==> flow/design.v <==
module add #(parameter width = 32 )
(
    input [width-1:0]a,
    input [width-1:0]b,
    output [width-1:0]c
);
    assign c=a+b;
endmodule
module mux2#(parameter width = 32)
(
    input [width-1:0]a,b,
    input sel,
    output [width-1:0]c
);
assign c = sel==0? a:b;
endmodule
module mux3#(parameter width = 32)
(
    input [width-1:0]a,b,c,
    input [1:0]sel,
    output reg[width-1:0]d
);
always@(*)
begin
    if(sel==2'b00)d=a;
    else if(sel==2'b01)d=b;
    else if(sel==2'b10)d=c;
    else d=0;
end
endmodule
`timescale 1ns / 1ps
module mux4#(parameter width = 32)
(
    input [width-1:0]a,b,c,d,
    input [1:0]sel,
    output reg[width-1:0]e
);
always@(*)
begin
    if(sel==2'b00)e=a;
    else if(sel==2'b01)e=b;
    else if(sel==2'b10)e=c;
    else e=d;
end
endmodule
`timescale 1ns / 1ps
module alu#(parameter WIDTH=32)
(
input [WIDTH-1:0]a,b,
input sel,
output wire[WIDTH-1:0]c,
output zero,
output less
    );
assign c= sel==0? a+b:a-b;
assign zero= c==0? 1:0;  
assign less= c[31]==1? 1:0;
endmodule
`timescale 1ns / 1ps
module Imm
#(parameter 
ADDI=7'b0010011,
ADD=7'b0110011,
SUB=7'b0110011,
AUIPC=7'b0010111,
JAL=7'b1101111,
JALR=7'b1100111,
BEQ=7'b1100011,
BLT=7'b1100011,
LW=7'b0000011,
SW=7'b0100011)
(
input[31:0]in,
output reg[31:0]data
    );
always@(*)
begin
    case(in[6:0])
    ADDI:begin if(~in[31])data={20'b0,in[31:20]};else data={20'b1111_1111_1111_1111_1111,in[31:20]};end
    AUIPC:data={in[31:12],12'b0};
    JAL:begin if(~in[31])data={11'b0,in[31],in[19:12],in[20],in[30:21],1'b0};else data={11'b1111_1111_111,in[31],in[19:12],in[20],in[30:21],1'b0};end
    JALR:begin if(~in[31])data={20'b0,in[31:20]};else data={20'b1111_1111_1111_1111_1111,in[31:20]};end
    BEQ:begin if(~in[31])data={19'b0,in[31],in[7],in[30:25],in[11:8],1'b0};else data={19'b1111_1111_1111_1111_111,in[31],in[7],in[30:25],in[11:8],1'b0};end 
    LW:begin if(~in[31])data={20'b0,in[31:20]};else data={20'b1111_1111_1111_1111_1111,in[31:20]};end
    SW:begin if(~in[31])data={20'b0,in[31:25],in[11:7]};else data={20'b1111_1111_1111_1111_1111,in[31:25],in[11:7]};end
    default:data=32'b0;
    endcase
end
endmodule
`timescale 1ns / 1ps
module control
#(parameter 
ADDI=7'b0010011,
ADD=7'b0110011,
JAL=7'b1101111,
BEQ=7'b1100011,
LW=7'b0000011,
SW=7'b0100011,
JALR=7'b1100111,
AUIPC=7'b0010111
)
(
input hit,
input [31:0]in,
output[31:0]ctrl
    );
reg MemWrite, MemRead, RegWrite;
reg ALUop;  
reg [1:0] RegSrc; 
reg ALUSrc; 
reg jal,beq,blt,jalr,ALUSrc0;
wire [6:0] opcode;
wire [2:0] funct3;
wire [6:0] funct7;
assign opcode=in[6:0];
assign funct3=in[14:12];
assign funct7=in[31:25];
always@(*)
begin
    case(in[6:0])
    ADDI:begin 
    MemWrite <= 0;
    MemRead <= 0; 
    RegWrite <= 1; 
    RegSrc <= 2;
    ALUSrc0 <= 0;
    ALUSrc <= 1;
    ALUop <= 0;
    jal <= 0;
    beq <= 0;
    blt <= 0;
    jalr <= 0;
    end
    ADD:begin 
    MemWrite <= 0;
    MemRead <= 0; 
    RegWrite <= 1; 
    RegSrc <= 2; 
    ALUSrc0 <= 0;
    ALUSrc <= 0;
    ALUop <= funct7==0? 0:1;
    jal <= 0;
    beq <= 0;
    blt <= 0;
    jalr <= 0;
    end
    JAL:begin
    MemWrite <= 0;
    MemRead <= 0;
    RegWrite <= 1;
    RegSrc <= 0; 
    ALUSrc0 <= 0;
    ALUSrc <= 1;
    ALUop <= 0;
    jal <= 1;
    beq <= 0;
    blt <= 0;
    jalr <= 0;
    end
    JALR:begin
    MemWrite <= 0;
    MemRead <= 0;
    RegWrite <= 1;
    RegSrc <= 0; 
    ALUSrc0 <= 0;
    ALUSrc <= 1;
    ALUop <= 0;
    jal <= 0;
    beq <= 0;
    blt <= 0;
    jalr <= 1;
    end
    BEQ:begin
    MemWrite <= 0;
    MemRead <= 0;
    RegWrite <= 0;
    RegSrc <= 0; 
    ALUSrc0 <= 0;
    ALUSrc <= 0;
    ALUop <= 1;
    jal <= 0;
    beq <= funct3==0? 1:0;
    blt <= funct3==0? 0:1;
    jalr <= 0;
    end
    LW:begin
    MemWrite <= 0;
    MemRead <= 1;
    RegWrite <= 1;
    RegSrc <= 1; 
    ALUSrc0 <= 0;
    ALUSrc <= 1;
    ALUop <= 0;
    jal <= 0;
    beq <= 0;
    blt <= 0;
    jalr <= 0;
    end
    SW:begin
    MemWrite <= 1;
    MemRead <= 0;
    RegWrite <= 0;
    RegSrc <= 0; 
    ALUSrc0 <= 0;
    ALUSrc <= 1;
    ALUop <= 0;
    jal <= 0;
    beq <= 0;
    blt <= 0;
    jalr <= 0;
    end
    AUIPC:begin
    MemWrite <= 0;
    MemRead <= 0; 
    RegWrite <= 1; 
    RegSrc <= 2;
    ALUSrc0 <= 1;
    ALUSrc <= 1;
    ALUop <= 0;
    jal <= 0;
    beq <= 0;
    blt <= 0;
    jalr <= 0;
    end
    default:begin 
    MemWrite <= 0;
    MemRead <= 0;
    RegWrite <= 0;
    RegSrc <= 0; 
    ALUSrc0 <= 0;
    ALUSrc <= 0;
    ALUop <= 0;
    jal <= 0;
    beq <= 0;
    blt <= 0;
    jalr <= 0;
    end
    endcase
end
assign ctrl={hit,3'b0,4'b0,4'b0,1'b0,RegWrite,RegSrc,2'b0,MemRead,MemWrite,blt,jalr,jal,beq,2'b0,ALUSrc0,ALUSrc,3'b0,ALUop};
endmodule
module register
#(parameter WIDTH=32)
(
input clk,we,
input [4:0]wa,ra0,ra1,ra2,
input [WIDTH-1:0]wd,
output [WIDTH-1:0]rd0,rd1,rd2
    );
reg [WIDTH-1:0] regfile[0:31];
assign rd0 = (ra0 == 0) ? 0 : ((we == 1) && (wa == ra0)) ? wd : regfile[ra0];
assign rd1 = (ra1 == 0) ? 0 : ((we == 1) && (wa == ra1)) ? wd : regfile[ra1];
assign rd2 = (ra2 == 0) ? 0 : ((we == 1) && (wa == ra2)) ? wd : regfile[ra2];
always@(posedge  clk) 
begin
    if(we && wa != 0) regfile[wa] <= wd;
end
endmodule
`timescale 1ns / 1ps
module SegmentRegister(
input[223:0]in,
input clk,rst,wr,arst,
output[31:0]ctrl,pc,pc4,a,b,ir,imm
    );
reg[223:0]out;
always@(posedge clk, posedge arst)
begin
    if(arst)out<=0;
    else if(rst)out<=0;
    else if(!wr)out<=in;
    else out<=out;
end
assign imm=out[31:0];
assign ir=out[63:32];
assign b=out[95:64];
assign a=out[127:96];
assign pc4=out[159:128];
assign pc=out[191:160];
assign ctrl=out[223:192];
endmodule
`timescale 1ns / 1ps
module PCregister(
input[31:0]a,
input clk,rst,wr,
output [31:0]b
    );
reg[31:0]PC;
always@(posedge clk,posedge rst)
begin
    if(rst)PC<=32'b0000_0000_0000_0000_0011_0000_0000_0000;
    else if(!wr)PC<=a;
end
assign b=PC;
endmodule
`timescale 1ns / 1ps
module Forwarding_Unit(
    input EX_MEM_RegWrite,
    input MEM_WB_RegWrite,
    input [4:0] ID_EX_RegRs1,
    input [4:0] ID_EX_RegRs2,
    input [4:0] EX_MEM_RegRd,
    input [4:0] MEM_WB_RegRd,
    output [1:0]ForwardA,
    output [1:0]ForwardB
    );
reg [1:0]Reg_ForwardA;
reg [1:0]Reg_ForwardB;
always@(*)
begin
    if(EX_MEM_RegWrite && (EX_MEM_RegRd != 0)
      && (EX_MEM_RegRd == ID_EX_RegRs1) )
       Reg_ForwardA <= 1;
    else if(MEM_WB_RegWrite && (MEM_WB_RegRd != 0)
      && (MEM_WB_RegRd == ID_EX_RegRs1)&&~(EX_MEM_RegWrite && (EX_MEM_RegRd!=0)&&(EX_MEM_RegRd==ID_EX_RegRs1)) )
       Reg_ForwardA <= 2;
    else 
       Reg_ForwardA <= 0;
end
always@(*)
begin
     if(EX_MEM_RegWrite && (EX_MEM_RegRd != 0)
      && (EX_MEM_RegRd == ID_EX_RegRs2) )
       Reg_ForwardB <= 1;
     else if(MEM_WB_RegWrite && (MEM_WB_RegRd != 0)
      && (MEM_WB_RegRd == ID_EX_RegRs2)&&~(EX_MEM_RegWrite && (EX_MEM_RegRd!=0)&&(EX_MEM_RegRd==ID_EX_RegRs2)) )
       Reg_ForwardB <= 2;
     else 
       Reg_ForwardB <= 0;
end
assign ForwardA = Reg_ForwardA;
assign ForwardB = Reg_ForwardB;
endmodule
`timescale 1ns / 1ps
module Hazard_Detection_Unit(
    input [4:0] IF_ID_RegRs1,
    input [4:0] IF_ID_RegRs2,
    input [4:0] ID_EX_RegRd,
    input ID_EX_MemRead,
    output reg stop,rst
    );
    always@(*)
    begin
    if(ID_EX_MemRead&&((IF_ID_RegRs1!=0&&IF_ID_RegRs1==ID_EX_RegRd)||(IF_ID_RegRs2!=0&&IF_ID_RegRs2==ID_EX_RegRd)))
    begin
    stop=1'b1;
    rst=1'b1;
    end
    else
    begin
    stop=1'b0;
    rst=1'b0;
    end
    end
endmodule
`timescale 1ns / 1ps
module BHT(
input clk,
input rst,
input [31:0] pc,
input [31:0] brpc_update,
input [31:0] prepc_update,
input is_br_jal,
input really,
output reg [31:0] pcout,
output hit);
reg [1:0] ptr;
reg [31:0] brpc[0:3];
reg [31:0] prepc[0:3];
reg [1:0] state[0:3];
integer i;
assign hit=((pc==brpc[0])&state[0][1])|((pc==brpc[1])&state[1][1])|((pc==brpc[2])&state[2][1])|((pc==brpc[3])&state[3][1]);
always@(*)
begin
   if((pc==brpc[0]) && state[0][1])
      pcout=prepc[0];
   else if((pc==brpc[1]) && state[1][1])
      pcout=prepc[1];
   else if((pc==brpc[2]) && state[2][1])
      pcout=prepc[2];
   else if((pc==brpc[3]) && state[3][1])
      pcout=prepc[3];
   else
      pcout=pc;
end
always@(posedge clk or posedge rst)
begin
   if(rst)
   begin
      ptr<=0;
      for(i=0;i<4;i=i+1)
      begin
         brpc[i]<=0;
         prepc[i]<=0;
         state[i]<=0;
      end
   end
   else if(is_br_jal)
   begin
      if(really)
      begin
         if(brpc_update==brpc[0])
         begin
            case(state[0])
            2'b00:state[0]<=2'b01;
            2'b01:state[0]<=2'b11;
            2'b10:state[0]<=2'b11;
            2'b11:state[0]<=2'b11;
            endcase
         end
         else if(brpc_update==brpc[1])
         begin
            case(state[1])
            2'b00:state[1]<=2'b01;
            2'b01:state[1]<=2'b11;
            2'b10:state[1]<=2'b11;
            2'b11:state[1]<=2'b11;
            endcase
         end
         else if(brpc_update==brpc[2])
         begin
            case(state[2])
            2'b00:state[2]<=2'b01;
            2'b01:state[2]<=2'b11;
            2'b10:state[2]<=2'b11;
            2'b11:state[2]<=2'b11;
            endcase
         end
         else if(brpc_update==brpc[3])
         begin
            case(state[3])
            2'b00:state[3]<=2'b01;
            2'b01:state[3]<=2'b11;
            2'b10:state[3]<=2'b11;
            2'b11:state[3]<=2'b11;
            endcase
         end
         else
         begin
            brpc[ptr]<=brpc_update;
            prepc[ptr]<=prepc_update;
            state[ptr]<=2'b01;
            ptr<=ptr+2'b1;
         end
      end
      else
      begin
         if(brpc_update==brpc[0])
         begin
            case(state[0])
            2'b00:state[0]<=2'b00;
            2'b01:state[0]<=2'b00;
            2'b10:state[0]<=2'b00;
            2'b11:state[0]<=2'b10;
            endcase
         end
         else if(brpc_update==brpc[1])
         begin
            case(state[1])
            2'b00:state[1]<=2'b00;
            2'b01:state[1]<=2'b00;
            2'b10:state[1]<=2'b00;
            2'b11:state[1]<=2'b10;
            endcase
         end
         else if(brpc_update==brpc[2])
         begin
            case(state[2])
            2'b00:state[2]<=2'b00;
            2'b01:state[2]<=2'b00;
            2'b10:state[2]<=2'b00;
            2'b11:state[2]<=2'b10;
            endcase
         end
         else if(brpc_update==brpc[3])
         begin
            case(state[3])
            2'b00:state[3]<=2'b00;
            2'b01:state[3]<=2'b00;
            2'b10:state[3]<=2'b00;
            2'b11:state[3]<=2'b10;
            endcase
         end
      end
   end
end
endmodule
`timescale 1ns / 1ps
module cache(
input clk,
input rst,
input [7:0]cpu_req_addr,
input cpu_req_rw,
input cpu_req_valid,
input [31:0]cpu_data_write,
output reg [31:0]cpu_data_read,
output reg cpu_ready,
output reg [7:0]mem_req_addr,
output reg mem_req_rw,
output reg mem_req_valid,
output reg [127:0]mem_data_write,
input [127:0]mem_data_read,
input mem_ready
);
parameter V = 133;
parameter D = 132;
parameter TagMSB = 131;
parameter TagLSB = 128;
parameter BlockMSB = 127;
parameter BlockLSB = 0 ;
parameter IDLE=0;
parameter CompareTag=1;
parameter Allocate=2;
parameter WriteBack=3;
parameter RST=4;
reg [133:0] cache_data[0:3];            
reg [2:0]state,next_state;
wire hit;
wire [1:0]cpu_req_index;
wire [3:0]cpu_req_tag;
wire [1:0]cpu_req_offset;
assign cpu_req_offset=cpu_req_addr[1:0];
assign cpu_req_index=cpu_req_addr[3:2];
assign cpu_req_tag=cpu_req_addr[7:4];
integer i;
always@(posedge clk,posedge rst)
if(rst)
begin
    state<=RST;
end
else
    state<=next_state;
always@(*)
case(state)
    RST:next_state=IDLE;
    IDLE:if(cpu_req_valid)
            next_state=CompareTag;
         else
            next_state=IDLE;
    CompareTag:if(hit)
                   next_state=IDLE;
               else if(cache_data[cpu_req_index][V:D]==2'b11)                
                   next_state=WriteBack;
               else 
                   next_state=Allocate;
    Allocate:if(mem_ready)
                   next_state=CompareTag;
             else
                   next_state=Allocate;
    WriteBack:if(mem_ready)
                   next_state=Allocate;
              else
                   next_state=WriteBack;
      default:next_state=IDLE;
endcase
assign hit = cache_data[cpu_req_index][V]&(cache_data[cpu_req_index][TagMSB:TagLSB]==cpu_req_tag)? 1:0;
always@(posedge clk,posedge rst)
if(rst)
begin
    cpu_ready<=1'b0;
    mem_req_valid<=1'b0;
end
else if(state==RST)
    ;
else if(state==IDLE)
    begin
    cpu_ready<=1'b0;
    mem_req_valid<=1'b0;
    end
else if(state==CompareTag)
    cpu_ready<=hit;
else if(state==Allocate)
    mem_req_valid<=~mem_ready;
else if(state==WriteBack)
    mem_req_valid<=~mem_ready;
else
begin
    cpu_ready<=1'b0;
    mem_req_valid<=1'b0;
end
always@(posedge clk)
if(state==RST)
    for(i=0;i<4;i=i+1)
        cache_data[i]<=0; 
else if(state==CompareTag)
    if(hit)
        if(cpu_req_rw==1'b0)               
        begin
            cpu_data_read<=cache_data[cpu_req_index][cpu_req_offset*32 +:32];
        end
        else                                
        begin
            cache_data[cpu_req_index][cpu_req_offset*32 +:32]=cpu_data_write;
            cache_data[cpu_req_index][D]=1'b1;
        end
    else
        ;
else if(state==Allocate)                  
    if(!mem_ready)
    begin
        mem_req_addr<={cpu_req_addr[7:2],2'b00};
        mem_req_rw<=1'b0;
    end
    else
    begin
        cache_data[cpu_req_index][BlockMSB:BlockLSB]<=mem_data_read;
        cache_data[cpu_req_index][V:D]<=2'b10;
        cache_data[cpu_req_index][TagMSB:TagLSB]<=cpu_req_tag;
    end
else if(state==WriteBack)                           
    if(!mem_ready)
    begin
        mem_req_addr<={cache_data[cpu_req_index][TagMSB:TagLSB],cpu_req_index,2'b00};
        mem_req_rw<=1'b1;
        mem_data_write<=cache_data[cpu_req_index][BlockMSB:BlockLSB];
    end
endmodule
`timescale 1ns / 1ps
module MMU
#(
parameter WriteMiss=0,
parameter WriteHit=1,
parameter ReadHit=2,
parameter ReadMiss=3,
parameter WriteDirtyMiss=4,
parameter ReadDirtyMiss=5
)
(
input [7:0]a,
input [31:0]d,
input clk,
input we,
output [31:0]spo,
input re,
output stop,
input rst,
output [7:0]mem_req_addr,
output mem_req_rw,
output mem_req_valid,
output [127:0]mem_data_write,
input [127:0]mem_data_read,
input mem_ready
    );
wire [31:0]cpu_data_read;
wire cpu_ready;
wire cpu_req_valid;
assign spo = cpu_data_read;
assign cpu_req_valid = (re|we)&~cpu_ready;
assign stop = ~cpu_ready&(re|we);
cache cache(.clk(clk),
.rst(rst),
.cpu_req_addr(a),
.cpu_req_rw(we),
.cpu_req_valid(cpu_req_valid),
.cpu_data_write(d),
.cpu_data_read(cpu_data_read),
.cpu_ready(cpu_ready),
.mem_req_addr(mem_req_addr),
.mem_req_rw(mem_req_rw),
.mem_req_valid(mem_req_valid),
.mem_data_write(mem_data_write),
.mem_data_read(mem_data_read),
.mem_ready(mem_ready));
endmodule
`timescale 1ns / 1ps
module  cpu_pl (
  input clk,
  input rst,
  output [7:0] imem_addr,
  input [31:0] imem_data,
  output [7:0] mem_req_addr,
  output mem_req_rw,
  output mem_req_valid,
  output [127:0] mem_data_write,
  input [127:0] mem_data_read,
  input mem_ready,
  output [7:0] io_addr,
  output [31:0] io_dout,
  output io_we,
  input [31:0] io_din
);
wire [31:0] pc, pcd, ir, pcin, pce, a, b, imm, ctrl, y, bm, ctrlm, yw, mdr, ctrlw;
wire [4:0] rd, rdm, rdw;
wire wait_stop; 
wire [31:0]hit_nouse0,nouse1,nouse2,nouse3,nouse4,nouse5,nouse6;
wire [31:0]ir0,pc4;
wire [31:0]pcsrc; 
reg [1:0]pcsel;
wire stop,rst_IF_ID;
wire[31:0]pc4d;
wire [31:0]brpc_update,prepc_update,pcout,pcin0,pc_error0,pc_error1,pc_jalr;
wire is_br_jal;
wire really,hit;
BHT BHT_jump(clk,rst,pc,brpc_update,prepc_update,is_br_jal,really,pcout,hit);
assign brpc_update = pce;
assign prepc_update = pcsrc;
assign is_br_jal = ctrl[8]|ctrl[9]|ctrl[11];
mux2 pcmux(pc4,pcout,hit,pcin0);
mux4 pcmux1(pcin0,pc_error0,pc_error1,pc_jalr,pcsel,pcin);
PCregister PC(pcin,clk,rst,stop|wait_stop,pc);
add pcadd(pc,32'b0100,pc4);
assign imem_addr = pc[9:2];
assign ir0 = imem_data;
SegmentRegister IF_ID({hit,31'b0,pc,pc4,32'b0,32'b0,ir0,32'b0},clk,rst_IF_ID,stop|wait_stop,rst,hit_nouse0,pcd,pc4d,nouse1,nouse2,ir,nouse3);
wire RegWrite,rst_ID_EX,rst_ID_EX0,rst_ID_EX1;
wire [31:0]wd,rd1,rd2,immd,ctrld,pc4e,ire;
wire [31:0]rs2_or_imm,alunum1,alunum2,aluresult,irm,irw,rs1_or_pc;
wire [31:0]rf_nouse;
register registerfile(clk,RegWrite,rdw,5'b0,ir[19:15],ir[24:20],wd,rf_nouse,rd1,rd2);
Imm Immnumber(ir,immd);
control Control(hit_nouse0[31],ir,ctrld);
SegmentRegister ID_EX(wait_stop ? {ctrl,pce,pc4e,alunum1,alunum2,ire,imm} : {ctrld,pcd,pc4d,rd1,rd2,ir,immd},
    clk,rst_ID_EX,1'b0,rst,ctrl,pce,pc4e,a,b,ire,imm);
assign rd=ire[11:7];
Hazard_Detection_Unit Hazard_Detection(ir[19:15],ir[24:20],ire[11:7],ctrl[13],stop,rst_ID_EX0);
wire [1:0]afwd,bfwd;
wire zero,less;
wire [31:0]pc4m;
wire jalr;
mux2 rd2_imm(alunum2,imm,ctrl[4],rs2_or_imm);
add addar(pce,imm,pcsrc);
mux3 fwda(a,y,wd,afwd,alunum1);
mux3 fwdb(b,y,wd,bfwd,alunum2);
mux2 rs1_pc(alunum1,pce,ctrl[5],rs1_or_pc);
Forwarding_Unit forwarding_unit(ctrlm[18],ctrlw[18],ire[19:15],ire[24:20],irm[11:7],irw[11:7],afwd,bfwd);
alu ALU(rs1_or_pc,rs2_or_imm,ctrl[0],aluresult,zero,less);
assign rst_ID_EX1 = ((really&~ctrl[31])|(~really&ctrl[31])|jalr);
assign rst_ID_EX = (rst_ID_EX0|rst_ID_EX1)&(~wait_stop);
assign rst_IF_ID = ((really&~ctrl[31])|(~really&ctrl[31])|jalr)&(~wait_stop);
assign jalr = ctrl[10];
assign pc_jalr = aluresult;
assign pc_error0 = pc4e;
assign pc_error1 = pcsrc;
always@(*)
begin
    if(jalr)
    pcsel<=2'b11;
    else if(~really&ctrl[31])
    pcsel<= 2'b01;
    else if(really&~ctrl[31])
    pcsel <= 2'b10;
    else
    pcsel <= 2'b00;
end
assign really = (zero&ctrl[8])|ctrl[9]|(ctrl[11]&less);
SegmentRegister EX_MEM({ctrl,32'b0,pc4e,aluresult,alunum2,ire,32'b0},clk,1'b0,wait_stop,rst,ctrlm,nouse4,pc4m,y,bm,irm,nouse5);
assign rdm=irm[11:7];
wire [31:0]lw_data,pc4w,bmw;
wire mem_write;
assign mem_write=ctrlm[12]&~y[10];
MMU Dmmu(.a(y[9:2]),.d(bm),.clk(clk),.we(mem_write),.spo(lw_data),.re(ctrlm[13]&~y[10]),.stop(wait_stop),.rst(rst),
    .mem_req_addr(mem_req_addr),.mem_req_rw(mem_req_rw),.mem_req_valid(mem_req_valid),
    .mem_data_write(mem_data_write),.mem_data_read(mem_data_read),.mem_ready(mem_ready));
SegmentRegister MEM_WB({ctrlm,bm,pc4m,lw_data,y,irm,32'b0},clk,wait_stop,1'b0,rst,ctrlw,bmw,pc4w,mdr,yw,irw,nouse6);
assign rdw=irw[11:7];
wire [31:0]wrdata;
mux2 mdr_or_io(mdr,io_din,yw[10],wrdata);
mux3 rfwd(pc4w,wrdata,yw,ctrlw[17:16],wd);
assign RegWrite=ctrlw[18];
assign io_addr=yw[7:0];
assign io_dout=bmw;
assign io_we=yw[10]&ctrlw[12];
endmodule
Step by step through the tools: cpu_pl
Tool output for the design above, in the order of the flow.
Lines are those of the file above, counted from 1.
Library cell names are shortened.
A cell with -- has no value.
Inputs
  design top: cpu_pl
  clock input: clk
  standard-cell library: sky130hd
  library corner: tt_025C_1v80

Word level
Yosys after proc, flatten, opt, wreduce and memory -nomap, before mapping. Print and check cells are not counted. Equal cells are merged and count once.
Memory sizes are those after Yosys's memory passes, which may raise the word count (mostly to a power of two), join words into wider ones and drop unused or constant bits.
Storage and ports
  bits in registers: 1814
  RAM bits: 1024
  memories: 1
  input bits: 195
  word-level cells: 463
Memory list
  registerfile.regfile: depth 32, width 32, rd ports 2, write ports 1, RTL line 250  | reg [WIDTH-1:0] regfile[0:31];
Cells by class
  add/subtract/negate cells: 6
  equal/unequal tests: 76
  shifts and indexed selects: 3
  muxes and demuxes: 206
  bitwise operators: 53
  reduce/logical cells: 88
Operators with widths (number)
  128-bit two-way mux: 16
  134-bit two-way mux: 14
  32-bit two-way mux: 30
  224-bit two-way mux: 4
  134-bit bitwise AND: 4
  134-bit OR: 4
  134-bit case mux with 4-bit select: 1
  132-bit two-way mux: 4
  32-bit == test: 8
  211-bit two-way mux: 1
  32-bit case mux with 5-bit select: 1
  134-bit by 8-bit indexed select with 32-bit output: 1
  134-bit inverter: 1
  32-bit by 33-bit variable shift with 134-bit output: 1
  32-bit by 33-bit variable shift with 134-bit output (first input constant): 1
  2-bit two-way mux: 59
  32-bit adder: 2
  4-bit two-way mux: 16
  6-bit AND reduction: 9
  3-bit OR reduction: 14
  5-bit == test: 8
  1-bit two-way mux: 40
  2-bit case mux with 2-bit select: 9
  2-bit == test (second input constant): 17
  7-bit negation with 33-bit output: 1
  32-bit by 3-bit adder with 32-bit output (second input constant): 1
  32-bit subtractor: 1
  32-bit logical NOT: 1
Other operator kinds: 35; their cells: 163.

Logic depth
Yosys ltp: most cells in a row. Word level: on the elaborated netlist, between registers, memories and ports. Mapped: between sequential cells and ports; inverters and the memories' decode and read muxes count.
Logic depth
  depth in word-level cells: 27
  ABC_AREA: 1
  depth in mapped cells: 52

Mapped cells and area
Source: synth_stat.txt of the flow (Yosys; design flattened, memories mapped). It holds for the ABC_AREA given above (unset counts as 0); a run with the other value may have another netlist.
Cells by type
  edfxtp_1: number 1191, total area 3.58E+04 µm²
  dfrtp_1: number 824, total area 2.06E+04 µm²
  o21ai_0: number 3166, total area 1.58E+04 µm²
  dfxtp_1: number 536, total area 1.07E+04 µm²
  a21oi_1: number 1787, total area 8.94E+03 µm²
  nand2_1: number 1924, total area 7.22E+03 µm²
  inv_1: number 1570, total area 5.89E+03 µm²
  nor2_1: number 1339, total area 5026.07 µm²
  clkbuf_1: number 1013, total area 3.8E+03 µm²
  o221ai_1: number 273, total area 2.39E+03 µm²
  nand3_1: number 432, total area 2.16E+03 µm²
  o22ai_1: number 297, total area 1.86E+03 µm²
  xor2_1: number 146, total area 1.28E+03 µm²
  ha_1: number 74, total area 925.888 µm²
  o211ai_1: number 122, total area 915.878 µm²
  o2111ai_1: number 93, total area 814.531 µm²
  nand4_1: number 101, total area 631.856 µm²
  xnor2_1: number 66, total area 578.054 µm²
Other cell types: 55; their cells: 749.
Mapped netlist
  mapped cells: 15703
  mapped area: 130385.0 µm²
  area of sequential cells: 67193.2 µm²
  flip-flops: 2554

Worst setup path after synthesis
OpenSTA on the mapped netlist: ideal clock, no wires. The path of least setup slack (recovery checks aside). Input and output delay are each 20% of the period. Register names are those of the netlist, which keeps one name where synthesis merged equal registers.
Path post-synthesis
  kind: in2reg
  start point: input mem_ready
  end point: register Dmmu.cache.mem_data_write[0]
  period: 9500 ps
  external input delay: 1900 ps
  launch time at the first pin: 1900 ps
  arrival time: 14080 ps
  slack: -5509 ps
  delay of the path: 13109 ps
  stages: 3
  buffers on the path: 0
  synthesis period reached: 15009 ps
"delay of the path" is the arrival time less input delay plus setup time.
"stages" counts driving pins, that of a launching flip-flop among them; a cell with two outputs on the path counts twice.
"synthesis period reached" = period - worst setup slack (recovery checks aside). The figure is calculated, with input and output delays left at 20% of the set period.
Between the ends stands the longest chain of elaborated cells between them, by number of cells; it is not shown to be the way that was timed. Of several equally long chains one is given.
Each line given opens the expression or statement behind the cell; cells for indexed reads and writes are added by Yosys, which also makes memories of some case tables.
On the way, post-synthesis
  cell sequence: inv_1 nand2_1 nor4_1
  cells in the longest elaborated chain: 2
  elaborated cells between the ends (all ways): 2
  those cells by class: 1 x logic; 1 x reduce/logical
Ends and longest elaborated chain, post-synthesis
  start: declaration: RTL line 675  | input mem_ready,
  1-bit inverter
  5-bit AND reduction
  end: assignment: RTL line 614  | mem_data_write<=cache_data[cpu_req_index][BlockMSB:BlockLSB];
  end: declaration: RTL line 500  | output reg [127:0]mem_data_write,

Timing after layout
From the final timing report of run A: the path of least setup slack in the routed layout; clock arrival at registers is part of the times.
The report prints the path's times to 10 ps; the period is as set.
Path post-layout
  kind: reg2reg
  start point: register MEM_WB.out[209]
  end point: register PC.PC[21]
  period: 8150 ps
  launch time at the first pin: 910 ps
  arrival time: 8280 ps
  slack: 710 ps
  stages: 43
  buffers on the path: 2
Between the ends stands the longest chain of elaborated cells between them, by number of cells; it is not shown to be the way that was timed. Of several equally long chains one is given.
At most two assigning lines are given for a register; there are more.
On the way, post-layout
  cell sequence: dfrtp_1 nor2_8 inv_2 or2_1 nand3_1 nand3_1 nand3_1 nand2_1 o21ai_2 ha_1 and2_1 nand3_1 nor2_1 inv_1 nor2_1 buf_4 nand2_1 o21ai_0 [... 7 more ...] nor2_1 nand4_1 nor2_1 nand4_1 nor2_1 nand2_2 nand2_4 inv_1 ha_1 nor2_1 nand2_1 inv_1 buf_4 o21ai_0 a21oi_1 o21ai_0 o21a_1 a22oi_1
  cells in the longest elaborated chain: 23
  elaborated cells between the ends (all ways): 38
  those cells by class: 2 x add/sub; 5 x eq/ne; 20 x mux; 7 x logic; 4 x reduce/logical
Ends and longest elaborated chain, post-layout
  start: declaration: RTL line 265  | reg[223:0]out;
  start: assignment: RTL line 270  | else if(!wr)out<=in;
  start: assignment: RTL line 271  | else out<=out;
  2-bit == test: RTL line 27  | else if(sel==2'b10)d=c;
  32-bit two-way mux: RTL line 27
  32-bit two-way mux: RTL line 26  | else if(sel==2'b01)d=b;
  32-bit two-way mux: RTL line 25  | if(sel==2'b00)d=a;
  32-bit two-way mux: RTL line 27
  32-bit two-way mux: RTL line 26
  32-bit two-way mux: RTL line 25
  [... 9 more ...]
  2-bit two-way mux: RTL line 739  | else if(really&~ctrl[31])
  2-bit two-way mux: RTL line 737  | else if(~really&ctrl[31])
  2-bit two-way mux: RTL line 735  | if(jalr)
  2-bit == test: RTL line 42  | else if(sel==2'b10)e=c;
  32-bit two-way mux: RTL line 42
  32-bit two-way mux: RTL line 41  | else if(sel==2'b01)e=b;
  32-bit two-way mux: RTL line 40  | if(sel==2'b00)e=a;
  end: assignment: RTL line 290  | if(rst)PC<=32'b0000_0000_0000_0000_0011_0000_0000_0000;
  end: assignment: RTL line 291  | else if(!wr)PC<=a;
  end: declaration: RTL line 287  | reg[31:0]PC;

==> runs of cpu_pl <==
3 stored runs of cpu_pl in the flow (synthesis by Yosys, layout by OpenROAD, sky130hd cells), in arbitrary order. Constraints: input delay and output delay 20% of the set period each, output load 0.01 pF.
"achieved clock period" means the clock period less the worst setup slack. The figure is calculated, with input and output delays left at 20% of the set period.
By "worst setup path time" is meant the share of the clock period that the worst setup path is allowed (20% is reserved at inputs, 20% at outputs), minus its slack. Clock arrival times at its registers enter into it.
"power" is the tool's figure for a default switching activity; nothing was simulated.
"worst setup path time" is known to 10 ps.
[run A] settings: ABC_AREA=1, CAP_MARGIN=20, CELL_PAD_IN_SITES_GLOBAL_PLACEMENT=0, CORE_MARGIN=4, CORE_UTILIZATION=61, CTS_CLUSTER_DIAMETER=75, GPL_ROUTABILITY_DRIVEN=1, MAX_ROUTING_LAYER=met4, PLACE_DENSITY_LB_ADDON=0.22, period_ns=8.15, SLEW_MARGIN=20
[run A] result: chip area after synthesis (Yosys) 130385.0 µm², die area 221206.0 µm², standard-cell area of the final layout 146378.0 µm², utilization 68.9%, worst setup slack after layout 709 ps, total negative slack 0 ps, worst hold slack 474 ps, power 54.619 mW, achieved clock period 7441 ps, worst setup path time 7440 ps, worst setup path kind reg2reg
[run B] settings: CELL_PAD_IN_SITES_GLOBAL_PLACEMENT=1, CORE_UTILIZATION=31, CTS_CLUSTER_SIZE=71, GPL_ROUTABILITY_DRIVEN=1, GPL_TIMING_DRIVEN=1, PLACE_DENSITY_LB_ADDON=0.15, SETUP_SLACK_MARGIN=0.01, period_ns=6.18, CAP_MARGIN=20, CORE_MARGIN=2, SLEW_MARGIN=20
[run B] result: chip area after synthesis (Yosys) 121980.7 µm², die area 398521.0 µm², standard-cell area of the final layout 148791.0 µm², utilization 37.9%, worst setup slack after layout -1084 ps, total negative slack -451753 ps, worst hold slack 446 ps, power 66.510 mW, achieved clock period 7264 ps, worst setup path time 7260 ps, worst setup path kind reg2reg
[run C] settings: CAP_MARGIN=35, CELL_PAD_IN_SITES_DETAIL_PLACEMENT=1, CELL_PAD_IN_SITES_GLOBAL_PLACEMENT=2, CORE_ASPECT_RATIO=0.95, CORE_UTILIZATION=40, CTS_CLUSTER_DIAMETER=119, GPL_ROUTABILITY_DRIVEN=0, GPL_TIMING_DRIVEN=0, MAX_ROUTING_LAYER=met5, MIN_ROUTING_LAYER=met1, period_ns=8.78, CORE_MARGIN=2, SLEW_MARGIN=20
[run C] result: chip area after synthesis (Yosys) 121980.7 µm², die area 309386.0 µm², standard-cell area of the final layout 148364.0 µm², utilization 48.9%, worst setup slack after layout -21 ps, total negative slack -31 ps, worst hold slack 450 ps, power 47.458 mW, achieved clock period 8801 ps, worst setup path time 7040 ps, worst setup path kind in2reg
